==> flow/design.v <==
module spi_port (
    input wire clk,                
    input wire rst_n,              
    input wire spi_clk,           
    input wire spi_mosi,          
    output wire spi_miso,         
    input wire spi_cs_n,          
    output reg [15:0] capture_reg
);
    reg [15:0] shift_reg;          
    reg cs_n_prev;                 
    always @(posedge clk or negedge rst_n) begin
        if (!rst_n) begin
            shift_reg <= 16'b0;
            capture_reg <= 16'b0;
            cs_n_prev <= 1'b1;
        end else begin
            cs_n_prev <= spi_cs_n;
            if (!spi_cs_n) begin
                shift_reg <= {shift_reg[14:0], spi_mosi};
            end else if (cs_n_prev == 1'b0 && spi_cs_n == 1'b1) begin
                capture_reg <= shift_reg;
            end
        end
    end
    assign spi_miso = 1'b0;
    wire _unused_spi_clk = spi_clk;
endmodule
module config_memory #(
    parameter NUM_ADDRESSES = 8  
)(
    input wire clk,                    
    input wire rst_n,                  
    input wire [7:0] addr,             
    input wire [7:0] data_in,          
    input wire wr_en,                  
    input wire rd_en,                  
    output reg [7:0] data_out         
);
    reg [7:0] memory [0:NUM_ADDRESSES-1];  
    integer i;
    always @(posedge clk or negedge rst_n) begin
        if (!rst_n) begin
            for (i = 0; i < NUM_ADDRESSES; i = i + 1) begin
                memory[i] <= 8'b0;
            end
        end else if (wr_en && addr < NUM_ADDRESSES) begin
            memory[addr[2:0]] <= data_in;
        end
    end
    always @(posedge clk) begin
        if (rd_en) begin
            data_out <= (addr < NUM_ADDRESSES) ? memory[addr[2:0]] : 8'b0;
        end
    end
endmodule
module demux1to2 (
    input wire clk,                
    input wire rst_n,              
    input wire [7:0]sel,     
    input wire [7:0] d,            
    output wire [7:0] a,
    output wire [7:0] b            
);
    reg [7:0] a_hold;
    reg [7:0] b_hold;
    always @(posedge clk or negedge rst_n) begin
        if (!rst_n) begin
            a_hold <= 8'b0;
            b_hold <= 8'b0;
        end else begin
            case(sel)
                8'd0: a_hold <= d;
                8'd1: b_hold <= d;
                default: ;
            endcase
        end
    end
    assign a = (sel == 8'd0) ? d : a_hold;
    assign b = (sel == 8'd1) ? d : b_hold;
endmodule
module decimator (
    input wire clk,                
    input wire rst,                
    input wire [7:0] decimation_ratio,  
    input wire data,               
    output reg out,               
    output reg dec_clk            
);
    reg [7:0] counter;           
    always @(posedge clk or posedge rst) begin
        if (rst) begin
            counter <= 8'b0;
            out <= 1'b0;
            dec_clk <= 1'b0;
        end else begin
            if (decimation_ratio == 8'b1) begin
                out <= data;
            end else begin
                counter <= counter + 1;
                if (counter >= decimation_ratio-1) begin
                    counter <= 8'b0;
                    out <= data;
                    dec_clk <= ~dec_clk;
                end
            end
        end
    end
endmodule
module buffer #(
    parameter MAX_LENGTH = 256
)(
    input wire clk,             
    input wire rst,             
    input wire en,              
    input wire data_1,          
    input wire data_2,          
    input wire [7:0] length,    
    output reg [7:0] corr,      
    output reg pos,
    output reg neg
);
    reg [MAX_LENGTH-1:0] shift_reg_1;
    reg [MAX_LENGTH-1:0] shift_reg_2;
    reg [7:0] corr_neg;
    reg [7:0] corr_pos;
    integer i;
    always @(posedge clk or posedge rst) begin
        if (rst) begin
            shift_reg_1 <= {MAX_LENGTH{1'b0}};
            shift_reg_2 <= {MAX_LENGTH{1'b0}};
            pos <= 1'b0;
            neg <= 1'b0;
            corr <= 8'b0;
            corr_neg <= 8'b0;
            corr_pos <= 8'b0;
        end else if (en) begin
            shift_reg_1 <= {shift_reg_1[MAX_LENGTH-2:0], data_1};
            shift_reg_2 <= {shift_reg_2[MAX_LENGTH-2:0], data_2};
            corr <= corr + (data_1 ^ data_2) - (shift_reg_1[MAX_LENGTH - 1] ^ shift_reg_2[MAX_LENGTH - 1]) ;
            if (length > 1) begin
                corr_neg <= corr_neg + (shift_reg_1[0] ^ data_2) - (shift_reg_1[MAX_LENGTH - 1] ^ shift_reg_2[MAX_LENGTH - 2]);
                corr_pos <= corr_pos + (data_1 ^ shift_reg_2[0]) - (shift_reg_1[MAX_LENGTH - 2] ^ shift_reg_2[MAX_LENGTH - 1]);
            end
            if (corr_neg < corr_pos) begin
                neg <= 1'b1;
                pos <= 1'b0;
            end else if (corr_pos < corr_neg) begin
                pos <= 1'b1;
                neg <= 1'b0;
            end else begin
                pos <= 1'b0;
                neg <= 1'b0;
            end
        end
    end
endmodule
module top_module(
    input wire clk,
    input wire rst,
    input wire spi_mosi,
    input wire spi_cs_n,
    input wire mic_data_1,
    input wire mic_data_2,
    output wire [7:0] out,
    output wire pos,
    output wire neg
);
wire [7:0] addr;
wire [7:0] value;
wire wr_en = 1;
wire rd_en = 1;
wire [7:0] mem_out;
wire [7:0] decimation_ratio;
wire dec_data_1;
wire dec_data_2;
wire dec_clk;
wire [7:0] filter_length;
wire [7:0] filter_out;
wire [15:0] capture_reg;
wire dummy;
wire dummy2;
wire corr_dec_en;
assign addr = capture_reg[15:8];
assign value = capture_reg[7:0];
    spi_port u_spi_port(
        .clk(clk),
        .rst_n(!rst),
        .spi_clk(clk),
        .spi_mosi(spi_mosi),
        .spi_miso(dummy),
        .spi_cs_n(spi_cs_n),
        .capture_reg(capture_reg)
    );
    config_memory u_memory(
        .clk(clk),            
        .rst_n(!rst),          
        .addr(addr),     
        .data_in(value),  
        .wr_en(wr_en),          
        .rd_en(rd_en),          
        .data_out(mem_out) 
    );
    demux1to2 u_demux1to2(
        .clk(clk),
        .rst_n(!rst),
        .sel(addr),
        .d(mem_out),
        .a(decimation_ratio),  
        .b(filter_length)
    );
    decimator u_decimator_1(
        .clk(clk),              
        .rst(rst),              
        .decimation_ratio(decimation_ratio),
        .data(mic_data_1),             
        .out(dec_data_1),              
        .dec_clk(dec_clk)           
    );
    decimator u_decimator_2(
        .clk(clk),              
        .rst(rst),              
        .decimation_ratio(decimation_ratio),
        .data(mic_data_2),             
        .out(dec_data_2),              
        .dec_clk(dummy2)           
    );
    buffer u_buffer(
        .clk(clk),         
        .rst(rst),         
        .en(corr_dec_en),
        .data_1(dec_data_1),        
        .data_2(dec_data_2),        
        .length(filter_length),
        .corr(out),
        .pos(pos),
        .neg(neg)   
    );
reg dec_clk_q;
always @(posedge clk or posedge rst) begin
    if (rst) dec_clk_q <= 1'b0;
    else dec_clk_q <= dec_clk;
end
assign corr_dec_en = (decimation_ratio == 8'b1) | (dec_clk & ~dec_clk_q);
endmodule
# [Tool chain data of top_module]
# Module top_module before and after one edit of its RTL, step after step.
# Lines under "before" count in the file above, lines under "after" in the edited file.
# "delta": "after" minus "before" as printed here. "change_rel_pct": 100 x difference / "before".
# Operators: Yosys type, input widths -> output width; for muxes data width and select width s.
# Cell names lack the library's common part.
# Not given: -
[setup] design="top_module" clock="clk" library="sky130hd" lib_corner="tt_025C_1v80"

# [The edit]
# Unified diff, file above to edited file.
# The edited RTL no longer does the same as the RTL above: the edit was made by script, with no optimisation intended.
# begin of diff
@@ -210,4 +210,6 @@
         .b(filter_length)
     );
+    wire dec_clk_0, dec_clk_1;
+    wire dec_data_1_0, dec_data_1_1;
     decimator u_decimator_1(
         .clk(clk),              
@@ -215,7 +217,11 @@
         .decimation_ratio(decimation_ratio),
         .data(mic_data_1),             
-        .out(dec_data_1),              
-        .dec_clk(dec_clk)           
-    );
+        .out(dec_data_1_0),              
+        .dec_clk(dec_clk_0)           
+    );
+    decimator u_decimator_1_2 (.clk(clk), .rst(rst), .decimation_ratio(~decimation_ratio),
+        .data(mic_data_1), .out(dec_data_1_1), .dec_clk(dec_clk_1));
+    assign dec_clk = dec_clk_0 ^ dec_clk_1;
+    assign dec_data_1 = dec_data_1_0 ^ dec_data_1_1;
     decimator u_decimator_2(
         .clk(clk),              
# end of diff

# [Word level]
# Source: Yosys, flattened and elaborated. Widths are those after wreduce. Registers that Yosys merges into a memory's read port (data or address) are not register bits. Print and check cells do not count. Equal cells are merged and count once.
[word_totals] item="input_bits" before=6 after=6 delta=0 change_rel_pct=0.00
[word_totals] item="rom_bits" before=0 after=0 delta=0
[word_totals] item="latchBits" before=0 after=0 delta=0
[word_totals] item="clocked_rd_ports_x_width" before=0 after=0 delta=0
[word_totals] item="memories" before=0 after=0 delta=0
[word_totals] item="reg_bits" before=679 after=689 delta=10 change_rel_pct=1.47
[word_totals] item="output_inout_bits" before=10 after=10 delta=0 change_rel_pct=0.00
[word_totals] item="wordCells" before=91 after=108 delta=17 change_rel_pct=18.68
[word_totals] item="mem_bits_rw" before=0 after=0 delta=0
[classes] item="logic" before=12 after=17 delta=5 change_rel_pct=41.67
[classes] item="reduce_and_logical" before=16 after=18 delta=2 change_rel_pct=12.50
[classes] item="eq_ne" before=9 after=10 delta=1 change_rel_pct=11.11
[classes] item="n_addsub" before=9 after=11 delta=2 change_rel_pct=22.22
[classes] item="mux" before=12 after=15 delta=3 change_rel_pct=25.00
[classes] item="cmp" before=6 after=7 delta=1 change_rel_pct=16.67
[classes] item="multipliers" before=0 after=0 delta=0
[classes] item="div_mod_pow" before=0 after=0 delta=0
[classes] item="n_shift" before=0 after=0 delta=0
[ops] cell="$mux 1" before=7 after=9 delta=2 change_rel_pct=28.57
[ops] cell="$xor 1x1->1" before=6 after=8 delta=2 change_rel_pct=33.33
[ops] cell="$not 1->1" before=4 after=6 delta=2 change_rel_pct=50.00
[ops] cell="$reduce_and 2->1" before=11 after=12 delta=1 change_rel_pct=9.09
[ops] cell="$mux 8" before=4 after=5 delta=1 change_rel_pct=25.00
[ops] cell="$add 8x1->8 const B" before=2 after=3 delta=1 change_rel_pct=50.00
[ops] cell="$eq 8x1->1 const B" before=2 after=3 delta=1 change_rel_pct=50.00
[ops] cell="$ge 8x32->1" before=2 after=3 delta=1 change_rel_pct=50.00
[ops] cell="$reduce_bool 2->1" before=2 after=3 delta=1 change_rel_pct=50.00
[ops] cell="$sub 8x1->9 const B" before=1 after=2 delta=1 change_rel_pct=100.00
[ops] cell="$not 8->8" before=0 after=1 delta=1
# Unchanged operator kinds not shown: 14.

# [Logic depth]
# Yosys ltp: most cells in a row. Word level: on the elaborated netlist, between registers, memories and ports. Mapped: between sequential cells and ports; inverters and the memories' decode and read muxes count.
[depth] item="depth_word" before=6 after=7 delta=1 change_rel_pct=16.67
[depth] item="ABC_AREA" before="0" after="0"
[depth] item="ltp_mapped" before=15 after=19 delta=4 change_rel_pct=26.67
[depth] item="mapped_depth_nobuf" before=13 after=16 delta=3 change_rel_pct=23.08

# [Netlist]
# Source: synth_stat.txt of the flow (Yosys; design flattened, memories mapped). It holds for the ABC_AREA given above (unset counts as 0); a run with the other value may have another netlist.
[by_type] cell="nand2_1" before=1577 after=1631 delta=54 change_rel_pct=3.42
[by_type] cell="a21oi_1" before=31 after=49 delta=18 change_rel_pct=58.06
[by_type] cell="clkbuf_1" before=76 after=91 delta=15 change_rel_pct=19.74
[by_type] cell="xnor2_1" before=13 after=27 delta=14 change_rel_pct=107.69
[by_type] cell="xor2_1" before=26 after=15 delta=-11 change_rel_pct=-42.31
[by_type] cell="nand3_1" before=11 after=22 delta=11 change_rel_pct=100.00
[by_type] cell="dfrtp_1" before=669 after=679 delta=10 change_rel_pct=1.49
[by_type] cell="mux2_2" before=113 after=104 delta=-9 change_rel_pct=-7.96
[by_type] cell="buf_2" before=63 after=54 delta=-9 change_rel_pct=-14.29
[by_type] cell="nor2b_1" before=15 after=7 delta=-8 change_rel_pct=-53.33
[by_type] cell="inv_1" before=49 after=56 delta=7 change_rel_pct=14.29
[by_type] cell="ha_1" before=45 after=51 delta=6 change_rel_pct=13.33
[by_type] cell="nor2_1" before=50 after=55 delta=5 change_rel_pct=10.00
[by_type] cell="mux2i_1" before=12 after=7 delta=-5 change_rel_pct=-41.67
[by_type] cell="o31ai_1" before=2 after=7 delta=5 change_rel_pct=250.00
[by_type] cell="o21bai_1" before=1 after=6 delta=5 change_rel_pct=500.00
[by_type] cell="o21ai_0" before=46 after=50 delta=4 change_rel_pct=8.70
[by_type] cell="nand2b_1" before=7 after=11 delta=4 change_rel_pct=57.14
# Unchanged cell types not shown: 10.
# Not every row of either side is listed.
[mapped] item="mapped_cells" before=2935 after=3063 delta=128 change_rel_pct=4.36
[mapped] item="sequential_area_um2" before=16927.5 after=17177.7 delta=250.2 change_rel_pct=1.48
[mapped] item="buf_cells" before=143 after=150 delta=7 change_rel_pct=4.90
[mapped] item="synth_area_um2" before=27670.3 after=28504.8 delta=834.5 change_rel_pct=3.02
[mapped] item="ff_cells" before=678 after=688 delta=10 change_rel_pct=1.47
# The figures by module come from a second, unflattened synthesis with its own total; it is not the netlist above.
[unflattened] item="cells_unflattened" before=1863 after=1970 delta=107 change_rel_pct=5.74
[unflattened] item="hier_area_um2" before=28041.9 after=28921.5 delta=879.6 change_rel_pct=3.14
# Rows give one instance, submodules left out.
[by_module_before] mod="buffer" instances=1 n_cells=1325 area_um2=21020.2 mod_seq_area_um2=13462.9
[by_module_before] mod="config_memory" instances=1 n_cells=229 area_um2=3345.7 mod_seq_area_um2=1841.8
[by_module_before] mod="decimator" instances=2 n_cells=97 area_um2=825.8 mod_seq_area_um2=250.2
[by_module_before] mod="spi_port" instances=1 n_cells=72 area_um2=1297.5 mod_seq_area_um2=827.0
[by_module_before] mod="demux1to2" instances=1 n_cells=36 area_um2=660.6 mod_seq_area_um2=400.4
[by_module_before] mod="top_module" instances=1 n_cells=7 area_um2=66.3 mod_seq_area_um2=25.0
[by_module_after] mod="buffer" instances=1 n_cells=1325 area_um2=21020.2 mod_seq_area_um2=13462.9
[by_module_after] mod="config_memory" instances=1 n_cells=229 area_um2=3345.7 mod_seq_area_um2=1841.8
[by_module_after] mod="decimator" instances=3 n_cells=97 area_um2=825.8 mod_seq_area_um2=250.2
[by_module_after] mod="spi_port" instances=1 n_cells=72 area_um2=1297.5 mod_seq_area_um2=827.0
[by_module_after] mod="demux1to2" instances=1 n_cells=36 area_um2=660.6 mod_seq_area_um2=400.4
[by_module_after] mod="top_module" instances=1 n_cells=17 area_um2=120.1 mod_seq_area_um2=25.0

# [Path before layout]
# Source: OpenSTA report_checks on the synthesized netlist (no wires, ideal clock, input and output delay 20% of the period each), path of least setup slack; recovery checks are left aside. Register names are those of the netlist, which keeps one name where synthesis merged equal registers.
[synth_path] item="kind" before="flip-flop to flip-flop" after="flip-flop to flip-flop"
[synth_path] item="start" before="register u_spi_port.capture_reg[12]" after="register u_spi_port.capture_reg[9]"
[synth_path] item="end" before="register u_decimator_2.out" after="register u_decimator_1_2.out"
[synth_path] item="driving_pins" before=16 after=18 delta=2 change_rel_pct=12.50
[synth_path] item="t_required_ns" before=7.875 after=7.875 delta=0.000 change_rel_pct=0.00
[synth_path] item="setup_time_ns" before=0.125 after=0.125 delta=0.000
[synth_path] item="tclk_ns" before=8.0 after=8.0 delta=0.0 change_rel_pct=0.00
[synth_path] item="t_arrival_ns" before=3.993 after=3.859 delta=-0.134 change_rel_pct=-3.36
[synth_path] item="slack_ns" before=3.882 after=4.017 delta=0.135
[synth_path] item="delay_ns" before=4.118 after=3.984 delta=-0.134 change_rel_pct=-3.25
[synth_path] item="n_path_buf" before=2 after=3 delta=1 change_rel_pct=50.00
[synth_path] item="t_first_pin_ns" before=0.000 after=0.000 delta=0.000
[synth_path] item="synth_period_reached_ns" before=4.118 after=3.983 delta=-0.135 change_rel_pct=-3.28
# "delay_ns" is the arrival time less input delay plus setup time.
# "driving_pins": output pins that drive a net of the path, with the launching flip-flop's if there is one; two outputs of one cell count as two.
# "synth_period_reached_ns" = period - worst setup slack (recovery checks aside). The figure is calculated, with input and output delays left at 20% of the set period.
# The rows between start and end are the longest chain of elaborated cells between them; the timing report does not say that the signal goes this way. Where chains are equally long, one stands for them.
# A line is the first line of the expression or statement that the cell stems from. Yosys adds cells for indexed reads and writes and turns some case tables into memories.
# A register here has more assigning lines than the two given.
[synth_between_before] path_cell_list="dfrtp_1 > or4_1 > buf_2 > nor3_4 > buf_2 > mux2i_1 > ha_1 > xor2_1 > ha_1 > o21ai_0 > o21bai_1 > a21oi_1 > a2111oi_2 > o22ai_1 > o21ai_1 > mux2_2" elab_chain_len=6 cells_between=8 classes_between="1 x add/sub; 1 x compare; 1 x eq/ne; 3 x mux; 2 x reduce/logical"
[synth_rtl_before] item="start, declared" line=8 source="output reg [15:0] capture_reg"
[synth_rtl_before] item="start, assigned" line=15 source="capture_reg <= 16'b0;"
[synth_rtl_before] item="start, assigned" line=22 source="capture_reg <= shift_reg;"
[synth_rtl_before] item="$logic_not 8->1" line=79 source="assign a = (sel == 8'd0) ? d : a_hold;"
[synth_rtl_before] item="$mux 8" line=79
[synth_rtl_before] item="$sub 8x1->9" line=101 source="if (counter >= decimation_ratio-1) begin"
[synth_rtl_before] item="$ge 8x32->1" line=101
[synth_rtl_before] item="$mux 1" line=101
[synth_rtl_before] item="$mux 1" line=97 source="if (decimation_ratio == 8'b1) begin"
[synth_rtl_before] item="end, assigned" line=98 source="out <= data;"
[synth_rtl_before] item="end, assigned" line=103 source="out <= data;"
[synth_rtl_before] item="end, declared" line=87 source="output reg out,"
[synth_between_after] path_cell_list="dfrtp_1 > buf_6 > or3_1 > buf_4 > nor3_4 > mux2i_1 > inv_1 > and2_1 > and3_1 > xor2_1 > ha_1 > nand2_1 > nor2_1 > o2111ai_1 > a32oi_1 > or2_1 > buf_2 > mux2_2" elab_chain_len=7 cells_between=9 classes_between="1 x add/sub; 1 x compare; 1 x eq/ne; 3 x mux; 1 x logic; 2 x reduce/logical"
[synth_rtl_after] item="start, declared" line=8 source="output reg [15:0] capture_reg"
[synth_rtl_after] item="start, assigned" line=15 source="capture_reg <= 16'b0;"
[synth_rtl_after] item="start, assigned" line=22 source="capture_reg <= shift_reg;"
[synth_rtl_after] item="$logic_not 8->1" line=79 source="assign a = (sel == 8'd0) ? d : a_hold;"
[synth_rtl_after] item="$mux 8" line=79
[synth_rtl_after] item="$not 8->8" line=222 source="decimator u_decimator_1_2 (.clk(clk), .rst(rst), .decimation_ratio(~decimation_ratio),"
[synth_rtl_after] item="$sub 8x1->9" line=101 source="if (counter >= decimation_ratio-1) begin"
[synth_rtl_after] item="$ge 8x32->1" line=101
[synth_rtl_after] item="$mux 1" line=101
[synth_rtl_after] item="$mux 1" line=97 source="if (decimation_ratio == 8'b1) begin"
[synth_rtl_after] item="end, assigned" line=98 source="out <= data;"
[synth_rtl_after] item="end, assigned" line=103 source="out <= data;"
[synth_rtl_after] item="end, declared" line=87 source="output reg out,"
# Nets of the timed path that keep an RTL name, with a line that drives or declares them; the list need not be complete.
[synth_named_nets_after] signal="decimation_ratio[0]" line=79

# [Path in the finished layout]
# From the final timing report of each run of pair A: the path of least setup slack in the routed layout; clock arrival at registers is part of the times.
[layout_path] item="kind" before="flip-flop to flip-flop" after="flip-flop to flip-flop"
[layout_path] item="start" before="register u_spi_port.capture_reg[12]" after="register u_spi_port.capture_reg[12]"
[layout_path] item="end" before="register u_decimator_2.out" after="register u_decimator_1_2.out"
[layout_path] item="t_arrival_ns" before=4.84 after=4.70 delta=-0.14 change_rel_pct=-2.89
[layout_path] item="t_required_ns" before=5.53 after=5.54 delta=0.01 change_rel_pct=0.18
[layout_path] item="slack_ns" before=0.69 after=0.84 delta=0.15
[layout_path] item="setup_time_ns" before=0.11 after=0.11 delta=0.00
[layout_path] item="driving_pins" before=14 after=15 delta=1 change_rel_pct=7.14
[layout_path] item="t_first_pin_ns" before=0.58 after=0.60 delta=0.02 change_rel_pct=3.45
[layout_path] item="n_path_buf" before=1 after=2 delta=1 change_rel_pct=100.00
[layout_path] item="tclk_ns" before=5.06 after=5.06 delta=0.00 change_rel_pct=0.00
# The rows between start and end are the longest chain of elaborated cells between them; the timing report does not say that the signal goes this way. Where chains are equally long, one stands for them.
# A register here has more assigning lines than the two given.
[layout_between_before] path_cell_list="dfrtp_1 > or4_1 > nor3_4 > buf_4 > mux2_2 > xor2_1 > ha_1 > o21ai_0 > o21bai_1 > a21oi_1 > a2111oi_2 > o22ai_1 > o21ai_1 > mux2_2" elab_chain_len=6 cells_between=8 classes_between="1 x add/sub; 1 x compare; 1 x eq/ne; 3 x mux; 2 x reduce/logical"
[layout_rtl_before] item="start, declared" line=8 source="output reg [15:0] capture_reg"
[layout_rtl_before] item="start, assigned" line=15 source="capture_reg <= 16'b0;"
[layout_rtl_before] item="start, assigned" line=22 source="capture_reg <= shift_reg;"
[layout_rtl_before] item="$logic_not 8->1" line=79 source="assign a = (sel == 8'd0) ? d : a_hold;"
[layout_rtl_before] item="$mux 8" line=79
[layout_rtl_before] item="$sub 8x1->9" line=101 source="if (counter >= decimation_ratio-1) begin"
[layout_rtl_before] item="$ge 8x32->1" line=101
[layout_rtl_before] item="$mux 1" line=101
[layout_rtl_before] item="$mux 1" line=97 source="if (decimation_ratio == 8'b1) begin"
[layout_rtl_before] item="end, assigned" line=98 source="out <= data;"
[layout_rtl_before] item="end, assigned" line=103 source="out <= data;"
[layout_rtl_before] item="end, declared" line=87 source="output reg out,"
# Nets of the timed path that keep an RTL name, with a line that drives or declares them; the list need not be complete.
[layout_named_nets_before] signal="decimation_ratio[3]" line=79
[layout_between_after] path_cell_list="dfrtp_1 > or4_1 > nor3_4 > buf_4 > mux2i_2 > inv_1 > xnor2_1 > ha_1 > nand3_1 > nor2_1 > o2111ai_1 > a32oi_1 > buf_4 > or2_1 > mux2_2" elab_chain_len=7 cells_between=9 classes_between="1 x add/sub; 1 x compare; 1 x eq/ne; 3 x mux; 1 x logic; 2 x reduce/logical"
[layout_rtl_after] item="start, declared" line=8 source="output reg [15:0] capture_reg"
[layout_rtl_after] item="start, assigned" line=15 source="capture_reg <= 16'b0;"
[layout_rtl_after] item="start, assigned" line=22 source="capture_reg <= shift_reg;"
[layout_rtl_after] item="$logic_not 8->1" line=79 source="assign a = (sel == 8'd0) ? d : a_hold;"
[layout_rtl_after] item="$mux 8" line=79
[layout_rtl_after] item="$not 8->8" line=222 source="decimator u_decimator_1_2 (.clk(clk), .rst(rst), .decimation_ratio(~decimation_ratio),"
[layout_rtl_after] item="$sub 8x1->9" line=101 source="if (counter >= decimation_ratio-1) begin"
[layout_rtl_after] item="$ge 8x32->1" line=101
[layout_rtl_after] item="$mux 1" line=101
[layout_rtl_after] item="$mux 1" line=97 source="if (decimation_ratio == 8'b1) begin"
[layout_rtl_after] item="end, assigned" line=98 source="out <= data;"
[layout_rtl_after] item="end, assigned" line=103 source="out <= data;"
[layout_rtl_after] item="end, declared" line=87 source="output reg out,"
[layout_named_nets_after] signal="decimation_ratio[7]" line=79

# [Measured runs]
# Runs of the flow (Yosys, OpenROAD) on both versions; the two runs of a pair have the same settings. The constraints put input and output delay at 20% of the set period each and load the outputs with 0.01 pF.
[settings_pair_A] CORE_UTILIZATION=40 period_ns=5.06 CAP_MARGIN=20 CORE_MARGIN=2 SLEW_MARGIN=20
[measured_pair_A] item="fin_hold_ws_ns" before=0.399 after=0.454 delta=0.055
[measured_pair_A] item="die_footprint_um2" before=71294.3 after=73413.9 delta=2119.6 change_rel_pct=2.97
[measured_pair_A] item="tns_setup_ns" before=0.000 after=0.000 delta=0.000
[measured_pair_A] item="ws_setup_ns" before=0.689 after=0.840 delta=0.151
[measured_pair_A] item="synth_chip_area_um2" before=27670.3 after=28504.8 delta=834.5 change_rel_pct=3.02
[measured_pair_A] item="power_total_uw" before=16996 after=18612 delta=1616 change_rel_pct=9.51
[measured_pair_A] item="layout_stdcell_area_um2" before=31128.6 after=32157.1 delta=1028.5 change_rel_pct=3.30
[measured_pair_A] item="period_reached_ns" before=4.371 after=4.220 delta=-0.151 change_rel_pct=-3.45
[measured_pair_A] item="utilization_frac" before=0.454 after=0.458 delta=0.004
[settings_pair_B] ABC_AREA=0 CAP_MARGIN=25 CORE_ASPECT_RATIO=0.59 CORE_UTILIZATION=65 GPL_ROUTABILITY_DRIVEN=1 GPL_TIMING_DRIVEN=0 MIN_ROUTING_LAYER="met1" SETUP_SLACK_MARGIN=1.47 TNS_END_PERCENT=10 period_ns=7.83 CORE_MARGIN=2 SLEW_MARGIN=20
[measured_pair_B] item="fin_hold_ws_ns" before=0.393 after=0.465 delta=0.072
[measured_pair_B] item="die_footprint_um2" before=44293.7 after=45602.5 delta=1308.8 change_rel_pct=2.95
[measured_pair_B] item="tns_setup_ns" before=0.000 after=0.000 delta=0.000
[measured_pair_B] item="ws_setup_ns" before=2.831 after=2.915 delta=0.084
[measured_pair_B] item="synth_chip_area_um2" before=27670.3 after=28504.8 delta=834.5 change_rel_pct=3.02
[measured_pair_B] item="power_total_uw" before=10958 after=12069 delta=1111 change_rel_pct=10.14
[measured_pair_B] item="layout_stdcell_area_um2" before=31038.5 after=31955.6 delta=917.1 change_rel_pct=2.95
[measured_pair_B] item="period_reached_ns" before=4.999 after=4.915 delta=-0.084 change_rel_pct=-1.68
[measured_pair_B] item="utilization_frac" before=0.734 after=0.744 delta=0.010
# "period_reached_ns" means the clock period less the worst setup slack. The figure is calculated, with input and output delays left at 20% of the set period.
# "power_total_uw" is the tool's figure for a default switching activity; nothing was simulated.
